==> flow/design.v <==
module control_unit (op, regdst, regwrite, branch, jump, memread, memtoreg, memwrite, aluop, aluscr);
	input[5:0] 	op;
  	output reg [1:0] regdst;
  	output reg regwrite;
	output reg branch;
	output reg jump;
	output reg memread;
  	output reg [1:0]memtoreg;
  	output reg memwrite;
	output reg [1:0] aluop;
	output reg aluscr;
	always @(*) begin
		branch 		<= 1'b0;
		jump 		<= 1'b0;
		memread 	<= 1'b0;
		memtoreg[1:0]	<= 2'b00;
		memwrite	<= 1'b0;
		aluop[1:0]	<= 2'b10;
		aluscr		<= 1'b0;
		regdst[1:0] <= 2'b01;
		regwrite	<= 1'b1;
		case(op)
			6'b10_0011: 
			begin  
				regdst[1:0]		<= 2'b00;
				memread     	<= 1'b1;
            aluop[1:0]		<= 2'b00;
				aluscr			<= 1'b1;
            memtoreg[1:0]	<= 2'b01;
			end
			6'b10_1011: 
			begin  
            aluop[1]	<= 1'b0;
				aluscr	<= 1'b1;
				memwrite <= 1'b1;
				regwrite	<= 1'b0;
			end
			6'b00_0100: 
			begin  
				branch		<= 1'b1;
				aluop[1:0]	<= 2'b01;
				regwrite		<= 1'b0;
			end
			6'b00_1000: 
			begin  
            regdst[1:0] <= 2'b00;
				aluop[1] 	<= 1'b0;
				aluscr   	<= 1'b1;
			end
			6'b00_0010: 
			begin  
			  jump		<= 1'b1;
			  regwrite	<= 1'b0;
			end
			6'b00_0011: 
			begin
			  jump 				<= 1'b1;
			  regdst[1:0]		<= 2'b10;
			  memtoreg[1:0]	<= 2'b10;
			end
			6'b00_0000: 
			begin  
			end
		endcase
	end
endmodule 
module aludec(func, aluop, alucontrol);
input   [5:0] func;
input   [1:0] aluop;
output reg [2:0] alucontrol;
always @(*)
begin
    case(aluop)
      2'b00: alucontrol <= 3'b010;   
      2'b01: alucontrol <= 3'b110;   
      default: case(func)           
          6'b100000: alucontrol <= 3'b010;  
          6'b100010: alucontrol <= 3'b110;  
          6'b100100: alucontrol <= 3'b000;  
          6'b100101: alucontrol <= 3'b001;  
          6'b101011: alucontrol <= 3'b111;  
          default:   alucontrol <= 3'b011;  
        endcase
    endcase
end
endmodule
module alu_mips(a, b, control, outalu, zero);
input [31:0] a, b;
input [2:0] control;
output reg [31:0] outalu;
output zero;
always@(*)
begin
	case(control)
		0 : outalu=a&b;
		1 : outalu= a|b;
		2 : outalu=a+b;
		6 : outalu=a-b;
		7 : outalu=a<b?1:0;
		12 : outalu=~(a|b);
		default : outalu=0;
	endcase
end
assign zero=outalu==0?1:0;
endmodule
module regmem(
	 clk,
    rst,
    rgr1,
    rgr2,
    write,
    rgw1,
    rgw1data,
    rg1data,
    rg2data
);
    input [4:0] rgr1;
    input [4:0] rgr2;
    input [4:0]     rgw1;
    input [31:0]  rgw1data;
    input clk;
    input rst;
    input write;
    output reg [31:0] rg1data;
    output reg [31:0] rg2data;
    reg [31:0] regMem [31:0];  
  always @(*)
  begin
    rg1data = regMem[rgr1];
    rg2data = regMem[rgr2];
  end
    integer i;
  always @(posedge clk)
    begin
        if(rst == 1'b1)
        begin 
            for( i = 0; i < 32; i = i + 1 )
                regMem[i] <= i;
        end
        else if(write == 1'b1 && rgw1 != 5'd0)  
            regMem[rgw1] <= rgw1data;
    end
endmodule
module sign_ex(in, out);
input [15:0] in;
output [31:0] out;
assign out = {{16{in[15]}}, in};
endmodule
module mux32_2to1 (out, in0, in1, sel);
	output reg  [31:0] out;
	input [31:0] in0;
	input [31:0] in1;
	input sel;
  	always @(*)
    begin
      if (sel == 0)
			out = in0;
      else
			out = in1;
    end
endmodule 
module mux32_3to1 (out, in0, in1, in2, sel);
  	output reg  [31:0] out;
	input [31:0] in0;
	input [31:0] in1;
	input [31:0] in2;
  	input [1:0] sel;
  	always @(*)
		 begin
			case (sel)
				2'b00: out = in0;
				2'b01: out = in1;
				2'b10: out = in2;
				default: out = in0;
			endcase
		 end
endmodule 
module mux5_3to1 (out, in0, in1, in2, sel);
	output reg  [4:0] out;
	input [4:0] in0;
	input [4:0] in1;
	input [4:0] in2;
  	input [1:0] sel;
  	always @(*)
	begin
		case (sel)
			2'b00: out = in0;
			2'b01: out = in1;
			2'b10: out = in2;
			default: out = in0;
		endcase
	end
endmodule 
module cpu (rst, clk, addr, instruction,
            dmem_addr, dmem_wdata, dmem_write, dmem_read, dmem_readdata);
  	  input rst,clk;
  	  output reg [31:0] addr;
	  input  [31:0] instruction;
	  output [31:0] dmem_addr;
	  output [31:0] dmem_wdata;
	  output dmem_write, dmem_read;
	  input  [31:0] dmem_readdata;
	  wire [1:0] cu_regdst;
	  wire cu_jump, cu_branch, cu_memread;
	  wire [1:0] cu_memtoreg;
	  wire [1:0] cu_aluop;
	  wire cu_memwrite, cu_aluscr, cu_regwrite;
	  wire [4:0] mux1_regwrite;
	  wire [31:0] memdata;
	  wire [31:0] reg_readdata1, reg_readdata2;
	  wire [31:0] signext_out;
	  wire [31:0] mux2_out;
	  wire [31:0] alu_out;
	  wire alu_zero;
	  wire [2:0] aluctrl_out;
	  wire [31:0] dmem_readdata;
	  wire bBranch;
     wire [31:0] j_addr;
     wire [31:0] next_pc;
    wire [31:0] pc;
	 always @(posedge clk)
		if (rst)
			addr <= 32'h00000000;
		else
			addr <= next_pc;
    parameter ra_addr = 5'b11111;
    assign pc = addr + 4;
    control_unit contrlu (instruction[31:26], cu_regdst, cu_regwrite, cu_branch, cu_jump, cu_memread, cu_memtoreg, cu_memwrite, cu_aluop, cu_aluscr);
    mux5_3to1 mux01 (mux1_regwrite, instruction[20:16], instruction[15:11], ra_addr, cu_regdst[1:0]);
    regmem rmem (.clk(clk), .rst(rst), .rgr1(instruction[25:21]), .rgr2(instruction[20:16]), .write(cu_regwrite),
                 .rgw1(mux1_regwrite), .rgw1data(memdata), .rg1data(reg_readdata1), .rg2data(reg_readdata2));
    aludec aluctrl (instruction[5:0], cu_aluop, aluctrl_out);
    sign_ex signext (instruction[15:0], signext_out[31:0]);
    mux32_2to1 mux02 (mux2_out, reg_readdata2, signext_out, cu_aluscr);
    alu_mips ALU (reg_readdata1, mux2_out, aluctrl_out, alu_out, alu_zero);
    assign dmem_addr  = alu_out;
    assign dmem_wdata = reg_readdata2;
    assign dmem_write = cu_memwrite;
    assign dmem_read  = cu_memread;
    mux32_3to1 memmux(memdata, alu_out, dmem_readdata, pc, cu_memtoreg);
    and AND1(bBranch, cu_branch, alu_zero );
    wire [31:0] branch_shiftl2_result;
    wire [31:0] b_addr;
    wire [31:0] mux04_result;
    assign branch_shiftl2_result = signext_out << 2;
    assign b_addr = pc + branch_shiftl2_result;
    assign j_addr = {pc[31:28], instruction[25:0], 2'b00};
    mux32_2to1 mux04 (mux04_result, pc, b_addr, bBranch);
    mux32_2to1 mux05 (next_pc, mux04_result, j_addr, cu_jump);
endmodule
Step by step through the tools: cpu
What the tools print for cpu, step after step. Lines are those of the file above, counted from 1. Operators: Yosys type, input widths -> output width; for muxes data width and select width s. The mark - stands for no value.

Design top: cpu. Clock input: clk. Library: sky130hd. Library corner: tt_025C_1v80.

Word-level counts
Yosys after proc, flatten, opt, wreduce and memory -nomap, before mapping. Memory bits, and registers merged into a memory's read port (data or address), are not among the register bits. Print and check cells are not counted. Equal cells are merged and count once. Yosys's memory passes give these memory sizes; they may raise the number of words (mostly to a power of two), join words into wider ones and drop unused or constant bits.

Under register bits after elaboration stands 32. The entry for RAM bits reads 1024. Memories: 1. The entry for bits of input ports reads 66. Output and inout bits: 98. Under cells after elaboration stands 68.

Memories: rmem.regMem (depth 32, bits a word 32, RTL line 126) `reg [31:0] regMem [31:0];`.

Add/subtract/negate cells: 4. The entry for order comparisons reads 1. For equal/unequal tests the number is 20. For mux-type cells the number is 26. Under bitwise gates (word level) stands 3. Reduce/logical cells: 11.

Operators by type and width (number): $pmux 32 s5 (1); $mux 32 (5); $add 32x32->32 (2); $pmux 32 s2 (1); $eq 6x6->1 const B (7); $add 32x3->32 const B (1); $sub 32x32->32 (1); $lt 32x32->1 (1); $and 32x32->32 (1); $or 32x32->32 (1); $logic_not 32->1 (1); $pmux 3 s5 (1); $eq 6x2->1 const B (2); $mux 1 (12); $pmux 5 s2 (1); $mux 5 (2); $pmux 2 s2 (2); $eq 2x1->1 const B (3); $reduce_or 2->1 (3); $eq 3x3->1 const B (2); $reduce_or 3->1 (2); $eq 6x3->1 const B (1); $eq 6x4->1 const B (1); $pmux 3 s2 (1); $reduce_bool 5->1 (1); $eq 2x2->1 const B (2); $reduce_or 4->1 (1); $eq 3x1->1 const B (1).

Other operator kinds: 5; their cells: 5.

Depth
Yosys ltp: most cells in a row. Word level: on the elaborated netlist, between registers, memories and ports. Mapped: between sequential cells and ports; inverters and the memories' decode and read muxes count.

The entry for depth in word-level cells reads 12. The figure for ABC_AREA is 0. The figure for mapped depth is 29. The entry for gate-level depth less buffers reads 22.

After synthesis
Source: synth_stat.txt of the flow (Yosys; design flattened, memories mapped). It holds for the ABC_AREA given above (unset counts as 0); a run with the other value may have another netlist. The area totals of this step are shown rounded.

Cell types: sky130_fd_sc_hd__edfxtp_1 (number 1024, area in all 3.07E+04 sq um); sky130_fd_sc_hd__mux4_2 (number 620, area in all 1.4E+04 sq um); sky130_fd_sc_hd__nor2_1 (number 1056, area in all 3.96E+03 sq um); sky130_fd_sc_hd__ha_1 (number 131, area in all 1.64E+03 sq um); sky130_fd_sc_hd__clkbuf_1 (number 356, area in all 1.34E+03 sq um); sky130_fd_sc_hd__nand2_1 (number 261, area in all 979.69 sq um); sky130_fd_sc_hd__mux2_2 (number 54, area in all 608.083 sq um); sky130_fd_sc_hd__dfxtp_1 (number 30, area in all 600.576 sq um); sky130_fd_sc_hd__o21ai_0 (number 111, area in all 555.533 sq um); sky130_fd_sc_hd__a21oi_1 (number 110, area in all 550.528 sq um); sky130_fd_sc_hd__mux2i_1 (number 50, area in all 500.48 sq um); sky130_fd_sc_hd__nand3_1 (number 94, area in all 470.451 sq um); sky130_fd_sc_hd__inv_1 (number 113, area in all 424.157 sq um); sky130_fd_sc_hd__xnor2_1 (number 41, area in all 359.094 sq um); sky130_fd_sc_hd__a221o_1 (number 32, area in all 320.307 sq um); sky130_fd_sc_hd__a21o_1 (number 39, area in all 292.781 sq um); sky130_fd_sc_hd__xor2_1 (number 27, area in all 236.477 sq um); sky130_fd_sc_hd__and3_1 (number 37, area in all 231.472 sq um).

Other cell types: 68; their cells: 474.

Under cell count stands 4660. The entry for mapped area reads 61100 sq um. The figure for sequential part of the area is 31400 sq um. The entry for mapped flip-flops reads 1054. Buffers: 433.

By module: a second synthesis without flattening, with its own total; a netlist apart from the flattened one above.

The entry for cell total of the unflattened synthesis reads 6139. Under area total of the unflattened synthesis stands 67300 sq um.

Rows give one instance, submodules left out.

By module: regmem (times used 1, cells 4621, area 55900 sq um, seq. area 30700 sq um); alu_mips (times used 1, cells 797, area 5330 sq um, seq. area 0.0 sq um); cpu (times used 1, cells 415, area 3230 sq um, seq. area 641 sq um); mux32_2to1 (times used 3, cells 36, area 544 sq um, seq. area 0.0 sq um); mux32_3to1 (times used 1, cells 113, area 637 sq um, seq. area 0.0 sq um); sign_ex (times used 1, cells 32, area 240 sq um, seq. area 0.0 sq um); control_unit (times used 1, cells 25, area 189 sq um, seq. area 0.0 sq um); mux5_3to1 (times used 1, cells 20, area 119 sq um, seq. area 0.0 sq um); aludec (times used 1, cells 8, area 65.1 sq um, seq. area 0.0 sq um).

Worst setup path after synthesis
OpenSTA on the mapped netlist: ideal clock, no wires. The path of least setup slack (recovery checks aside). Input and output delay are each 20% of the period. Register names are those of the netlist, which keeps one name where synthesis merged equal registers.

Path kind: input to output. Start: in instruction[16]. End: out dmem_addr[31]. For clock period the number is 10000 ps. For external input delay the number is 2000 ps. The entry for output delay reads 2000 ps. The entry for launch time at the first pin reads 2000 ps. Under arrival time stands 8004 ps. The figure for required time is 8000 ps. Under slack stands -4 ps. For delay of the path the number is 6004 ps. Driving pins on the path: 20. The entry for buffers on the path reads 6. Synthesis period reached: 10004 ps.

"delay of the path" = arrival - input delay + setup time. At an output port there is no setup time. "driving pins on the path": output pins that drive a net of the path, with the launching flip-flop's if there is one; two outputs of one cell count as two. "synthesis period reached" = period - worst setup slack (recovery checks aside). The figure is calculated, with input and output delays left at 20% of the set period. The rows between start and end are the longest chain of elaborated cells between them; the timing report does not say that the signal goes this way. Where chains are equally long, one stands for them. A line is the first line of the expression or statement that the cell stems from. Yosys adds cells for indexed reads and writes and turns some case tables into memories. The chain passes a memory read, where the word-level depth is cut; so it can be longer than that depth.

Cells stage by stage: sky130_fd_sc_hd__buf_2 -> sky130_fd_sc_hd__buf_4 -> sky130_fd_sc_hd__buf_2 -> sky130_fd_sc_hd__buf_1 -> sky130_fd_sc_hd__buf_1 -> sky130_fd_sc_hd__mux4_2 -> sky130_fd_sc_hd__mux4_2 -> sky130_fd_sc_hd__mux2_2 -> sky130_fd_sc_hd__o21ai_0 -> sky130_fd_sc_hd__ha_1 -> sky130_fd_sc_hd__clkbuf_1 -> sky130_fd_sc_hd__nor2_1 -> sky130_fd_sc_hd__nor4b_1 -> sky130_fd_sc_hd__nand3_1 -> sky130_fd_sc_hd__a21oi_1 -> sky130_fd_sc_hd__o41ai_1 -> sky130_fd_sc_hd__o41ai_1 -> sky130_fd_sc_hd__a221oi_1 -> sky130_fd_sc_hd__o221a_1 -> sky130_fd_sc_hd__o221ai_1. The entry for cells in the longest elaborated chain reads 4. The figure for elaborated cells on any way between the ends is 7. Those cells by class: add/sub: 2; mux: 2; logic: 2; memory: 1.

RTL lines, path post-synthesis: from (decl) (RTL line 198) `input [31:0] instruction;`; $mem_v2 32x32 (RTL line 126) `reg [31:0] regMem [31:0];`; $mux 32 (RTL line 156) `if (sel == 0)`; $sub 32x32->32 (RTL line 98) `6 : outalu=a-b;`; $pmux 32 s5 (RTL line 94) `case(control)`; to (decl) (RTL line 199) `output [31:0] dmem_addr;`.

Nets of the timed path that keep an RTL name, with a line that drives or declares them; the list need not be complete.

Nets with RTL names, path post-synthesis: dmem_wdata[15] (RTL line 130) `rg2data = regMem[rgr2];`.

Worst path after layout
Path of least setup slack in the final report of run C (OpenROAD, finished layout, wires in). Where an end is a register, its clock arrival counts in the times. The report prints the path's times to 10 ps; the period is as set.

Path kind: input to output. Start: in instruction[17]. End: out dmem_addr[31]. For clock period the number is 15200 ps. For external input delay the number is 3040 ps. The entry for output delay reads 3040 ps. The entry for launch time at the first pin reads 3040 ps. Under arrival time stands 12310 ps. The figure for required time is 12160 ps. Under slack stands -150 ps. Driving pins on the path: 20. The entry for buffers on the path reads 6.

The rows between start and end are the longest chain of elaborated cells between them; the timing report does not say that the signal goes this way. Where chains are equally long, one stands for them. The chain passes a memory read, where the word-level depth is cut; so it can be longer than that depth.

Cells stage by stage: sky130_fd_sc_hd__clkdlybuf4s50_1 -> sky130_fd_sc_hd__clkbuf_1 -> sky130_fd_sc_hd__clkbuf_2 -> sky130_fd_sc_hd__clkbuf_1 -> sky130_fd_sc_hd__mux4_2 -> sky130_fd_sc_hd__mux4_2 -> sky130_fd_sc_hd__mux2_2 -> sky130_fd_sc_hd__o21ai_0 -> sky130_fd_sc_hd__ha_1 -> sky130_fd_sc_hd__clkbuf_1 -> sky130_fd_sc_hd__nor2_1 -> sky130_fd_sc_hd__nor4b_1 -> sky130_fd_sc_hd__nand3_1 -> sky130_fd_sc_hd__a21oi_1 -> sky130_fd_sc_hd__o41ai_1 -> sky130_fd_sc_hd__o41ai_1 -> sky130_fd_sc_hd__a221oi_1 -> sky130_fd_sc_hd__o221a_1 -> sky130_fd_sc_hd__o221ai_1 -> sky130_fd_sc_hd__clkdlybuf4s50_1. The entry for cells in the longest elaborated chain reads 4. The figure for elaborated cells on any way between the ends is 7. Those cells by class: add/sub: 2; mux: 2; logic: 2; memory: 1.

RTL lines, path post-layout: from (decl) (RTL line 198) `input [31:0] instruction;`; $mem_v2 32x32 (RTL line 126) `reg [31:0] regMem [31:0];`; $mux 32 (RTL line 156) `if (sel == 0)`; $sub 32x32->32 (RTL line 98) `6 : outalu=a-b;`; $pmux 32 s5 (RTL line 94) `case(control)`; to (decl) (RTL line 199) `output [31:0] dmem_addr;`.

==> runs of cpu <==
Top module cpu; platform sky130hd; tools Yosys and OpenROAD; 5 stored runs in no particular order. Input and output delays are each 20% of the period that was set; the output load is 0.01 pF. "worst path time" means the part of the period allowed to the worst setup path (the constraints hold back 20% at inputs and 20% at outputs) less its slack; where the path has registers, the arrival times of their clocks count too. "worst path time" is given in steps of 10 ps. Results are given in rounded form.

Files of run A:
==> flow/run.sh <==
#!/bin/bash
# the make line also repeats the synthesis and layout settings of config.mk as NAME=value (left out here)
make -C /OpenROAD-flow-scripts/flow DESIGN_CONFIG=/design/flow/config.mk WORK_HOME=/design/flow/orfs CLKGATE_MAP_FILE= finish
==> flow/config.mk <==
export PLATFORM = sky130hd
export DESIGN_NAME = cpu
export DESIGN_NICKNAME = cpu
export VERILOG_FILES = /design/flow/design.v
export SDC_FILE = /design/flow/constraint.sdc
export NUM_CORES = 4
export LEC_CHECK = 0
export ABC_AREA = 1
export CAP_MARGIN = 30
export CELL_PAD_IN_SITES_DETAIL_PLACEMENT = 2
export CELL_PAD_IN_SITES_GLOBAL_PLACEMENT = 2
export CORE_ASPECT_RATIO = 0.96
export CORE_MARGIN = 2
export CORE_UTILIZATION = 43
export CTS_CLUSTER_DIAMETER = 287
export CTS_CLUSTER_SIZE = 46
export GPL_ROUTABILITY_DRIVEN = 1
export GPL_TIMING_DRIVEN = 1
export MAX_ROUTING_LAYER = met4
export MIN_ROUTING_LAYER = met2
export PLACE_DENSITY_LB_ADDON = 0.07
export SETUP_SLACK_MARGIN = 1.27
export SLEW_MARGIN = 30
export TNS_END_PERCENT = 10
==> flow/constraint.sdc <==
create_clock -name core_clock -period 7.75 [get_ports {clk}]
set_input_delay 1.5500 -clock core_clock [delete_from_list [all_inputs] [get_ports {clk}]]
set_output_delay 1.5500 -clock core_clock [all_outputs]
set_load 0.01 [all_outputs]

Outcome of run A: unfinished; error GRT-0116 in routing.

Files of run B:
==> flow/run.sh <==
#!/bin/bash
# the make line also repeats the synthesis and layout settings of config.mk as NAME=value (left out here)
make -C /OpenROAD-flow-scripts/flow DESIGN_CONFIG=/design/flow/config.mk WORK_HOME=/design/flow/orfs CLKGATE_MAP_FILE= finish
==> flow/config.mk <==
export PLATFORM = sky130hd
export DESIGN_NAME = cpu
export DESIGN_NICKNAME = cpu
export VERILOG_FILES = /design/flow/design.v
export SDC_FILE = /design/flow/constraint.sdc
export NUM_CORES = 4
export LEC_CHECK = 0
export ABC_AREA = 1
export CAP_MARGIN = 20
export CELL_PAD_IN_SITES_DETAIL_PLACEMENT = 2
export CELL_PAD_IN_SITES_GLOBAL_PLACEMENT = 0
export CORE_MARGIN = 6
export CORE_UTILIZATION = 49
export CTS_CLUSTER_DIAMETER = 294
export GPL_TIMING_DRIVEN = 1
export PLACE_DENSITY_LB_ADDON = 0.03
export SETUP_SLACK_MARGIN = 2.59
export SLEW_MARGIN = 20
==> flow/constraint.sdc <==
create_clock -name core_clock -period 15.1 [get_ports {clk}]
set_input_delay 3.0200 -clock core_clock [delete_from_list [all_inputs] [get_ports {clk}]]
set_output_delay 3.0200 -clock core_clock [all_outputs]
set_load 0.01 [all_outputs]

Outcome of run B: unfinished; error DPL-0033 in clock tree synthesis.

Files of run C:
==> flow/run.sh <==
#!/bin/bash
# the make line also repeats the synthesis and layout settings of config.mk as NAME=value (left out here)
make -C /OpenROAD-flow-scripts/flow DESIGN_CONFIG=/design/flow/config.mk WORK_HOME=/design/flow/orfs CLKGATE_MAP_FILE= finish
==> flow/config.mk <==
export PLATFORM = sky130hd
export DESIGN_NAME = cpu
export DESIGN_NICKNAME = cpu
export VERILOG_FILES = /design/flow/design.v
export SDC_FILE = /design/flow/constraint.sdc
export NUM_CORES = 4
export LEC_CHECK = 0
export CAP_MARGIN = 20
export CELL_PAD_IN_SITES_GLOBAL_PLACEMENT = 0
export CORE_MARGIN = 2
export CORE_UTILIZATION = 65
export CTS_CLUSTER_DIAMETER = 360
export GPL_ROUTABILITY_DRIVEN = 1
export GPL_TIMING_DRIVEN = 0
export HOLD_SLACK_MARGIN = 0.13
export MAX_ROUTING_LAYER = met4
export SLEW_MARGIN = 20
==> flow/constraint.sdc <==
create_clock -name core_clock -period 15.2 [get_ports {clk}]
set_input_delay 3.0400 -clock core_clock [delete_from_list [all_inputs] [get_ports {clk}]]
set_output_delay 3.0400 -clock core_clock [all_outputs]
set_load 0.01 [all_outputs]

Results of run C. The sum of negative setup slack comes to -149 ps. The Yosys chip area after synthesis stands at 61100 sq um. The total die area stands at 96500 sq um. For the worst slack on setup checks the run shows -149 ps. The worst path time is 9270 ps. Critical path kind: input to output. The measured standard-cell area after routing is 68600 sq um.

Files of run D:
==> flow/run.sh <==
#!/bin/bash
# the make line also repeats the synthesis and layout settings of config.mk as NAME=value (left out here)
make -C /OpenROAD-flow-scripts/flow DESIGN_CONFIG=/design/flow/config.mk WORK_HOME=/design/flow/orfs CLKGATE_MAP_FILE= finish
==> flow/config.mk <==
export PLATFORM = sky130hd
export DESIGN_NAME = cpu
export DESIGN_NICKNAME = cpu
export VERILOG_FILES = /design/flow/design.v
export SDC_FILE = /design/flow/constraint.sdc
export NUM_CORES = 4
export LEC_CHECK = 0
export ABC_AREA = 1
export CAP_MARGIN = 10
export CELL_PAD_IN_SITES_DETAIL_PLACEMENT = 2
export CELL_PAD_IN_SITES_GLOBAL_PLACEMENT = 2
export CORE_ASPECT_RATIO = 0.96
export CORE_MARGIN = 2
export CORE_UTILIZATION = 43
export CTS_CLUSTER_DIAMETER = 287
export CTS_CLUSTER_SIZE = 32
export GPL_ROUTABILITY_DRIVEN = 1
export GPL_TIMING_DRIVEN = 1
export MAX_ROUTING_LAYER = met4
export MIN_ROUTING_LAYER = met1
export PLACE_DENSITY_LB_ADDON = 0.07
export SETUP_SLACK_MARGIN = 1.27
export SLEW_MARGIN = 30
export TNS_END_PERCENT = 10
==> flow/constraint.sdc <==
create_clock -name core_clock -period 7.75 [get_ports {clk}]
set_input_delay 1.5500 -clock core_clock [delete_from_list [all_inputs] [get_ports {clk}]]
set_output_delay 1.5500 -clock core_clock [all_outputs]
set_load 0.01 [all_outputs]

Outcome of run D: unfinished; error ODB-0269 in routing.

Files of run E:
==> flow/run.sh <==
#!/bin/bash
# the make line also repeats the synthesis and layout settings of config.mk as NAME=value (left out here)
make -C /OpenROAD-flow-scripts/flow DESIGN_CONFIG=/design/flow/config.mk WORK_HOME=/design/flow/orfs CLKGATE_MAP_FILE= finish
==> flow/config.mk <==
export PLATFORM = sky130hd
export DESIGN_NAME = cpu
export DESIGN_NICKNAME = cpu
export VERILOG_FILES = /design/flow/design.v
export SDC_FILE = /design/flow/constraint.sdc
export NUM_CORES = 4
export LEC_CHECK = 0
export ABC_AREA = 1
export CAP_MARGIN = 20
export CELL_PAD_IN_SITES_GLOBAL_PLACEMENT = 1
export CORE_ASPECT_RATIO = 1.22
export CORE_MARGIN = 2
export CORE_UTILIZATION = 62
export GPL_ROUTABILITY_DRIVEN = 1
export GPL_TIMING_DRIVEN = 0
export MAX_ROUTING_LAYER = met4
export PLACE_DENSITY = 0.68
export SETUP_SLACK_MARGIN = 1.2
export SLEW_MARGIN = 35
==> flow/constraint.sdc <==
create_clock -name core_clock -period 5.95 [get_ports {clk}]
set_input_delay 1.1900 -clock core_clock [delete_from_list [all_inputs] [get_ports {clk}]]
set_output_delay 1.1900 -clock core_clock [all_outputs]
set_load 0.01 [all_outputs]

Outcome of run E: unfinished; error GRT-0116 in routing.
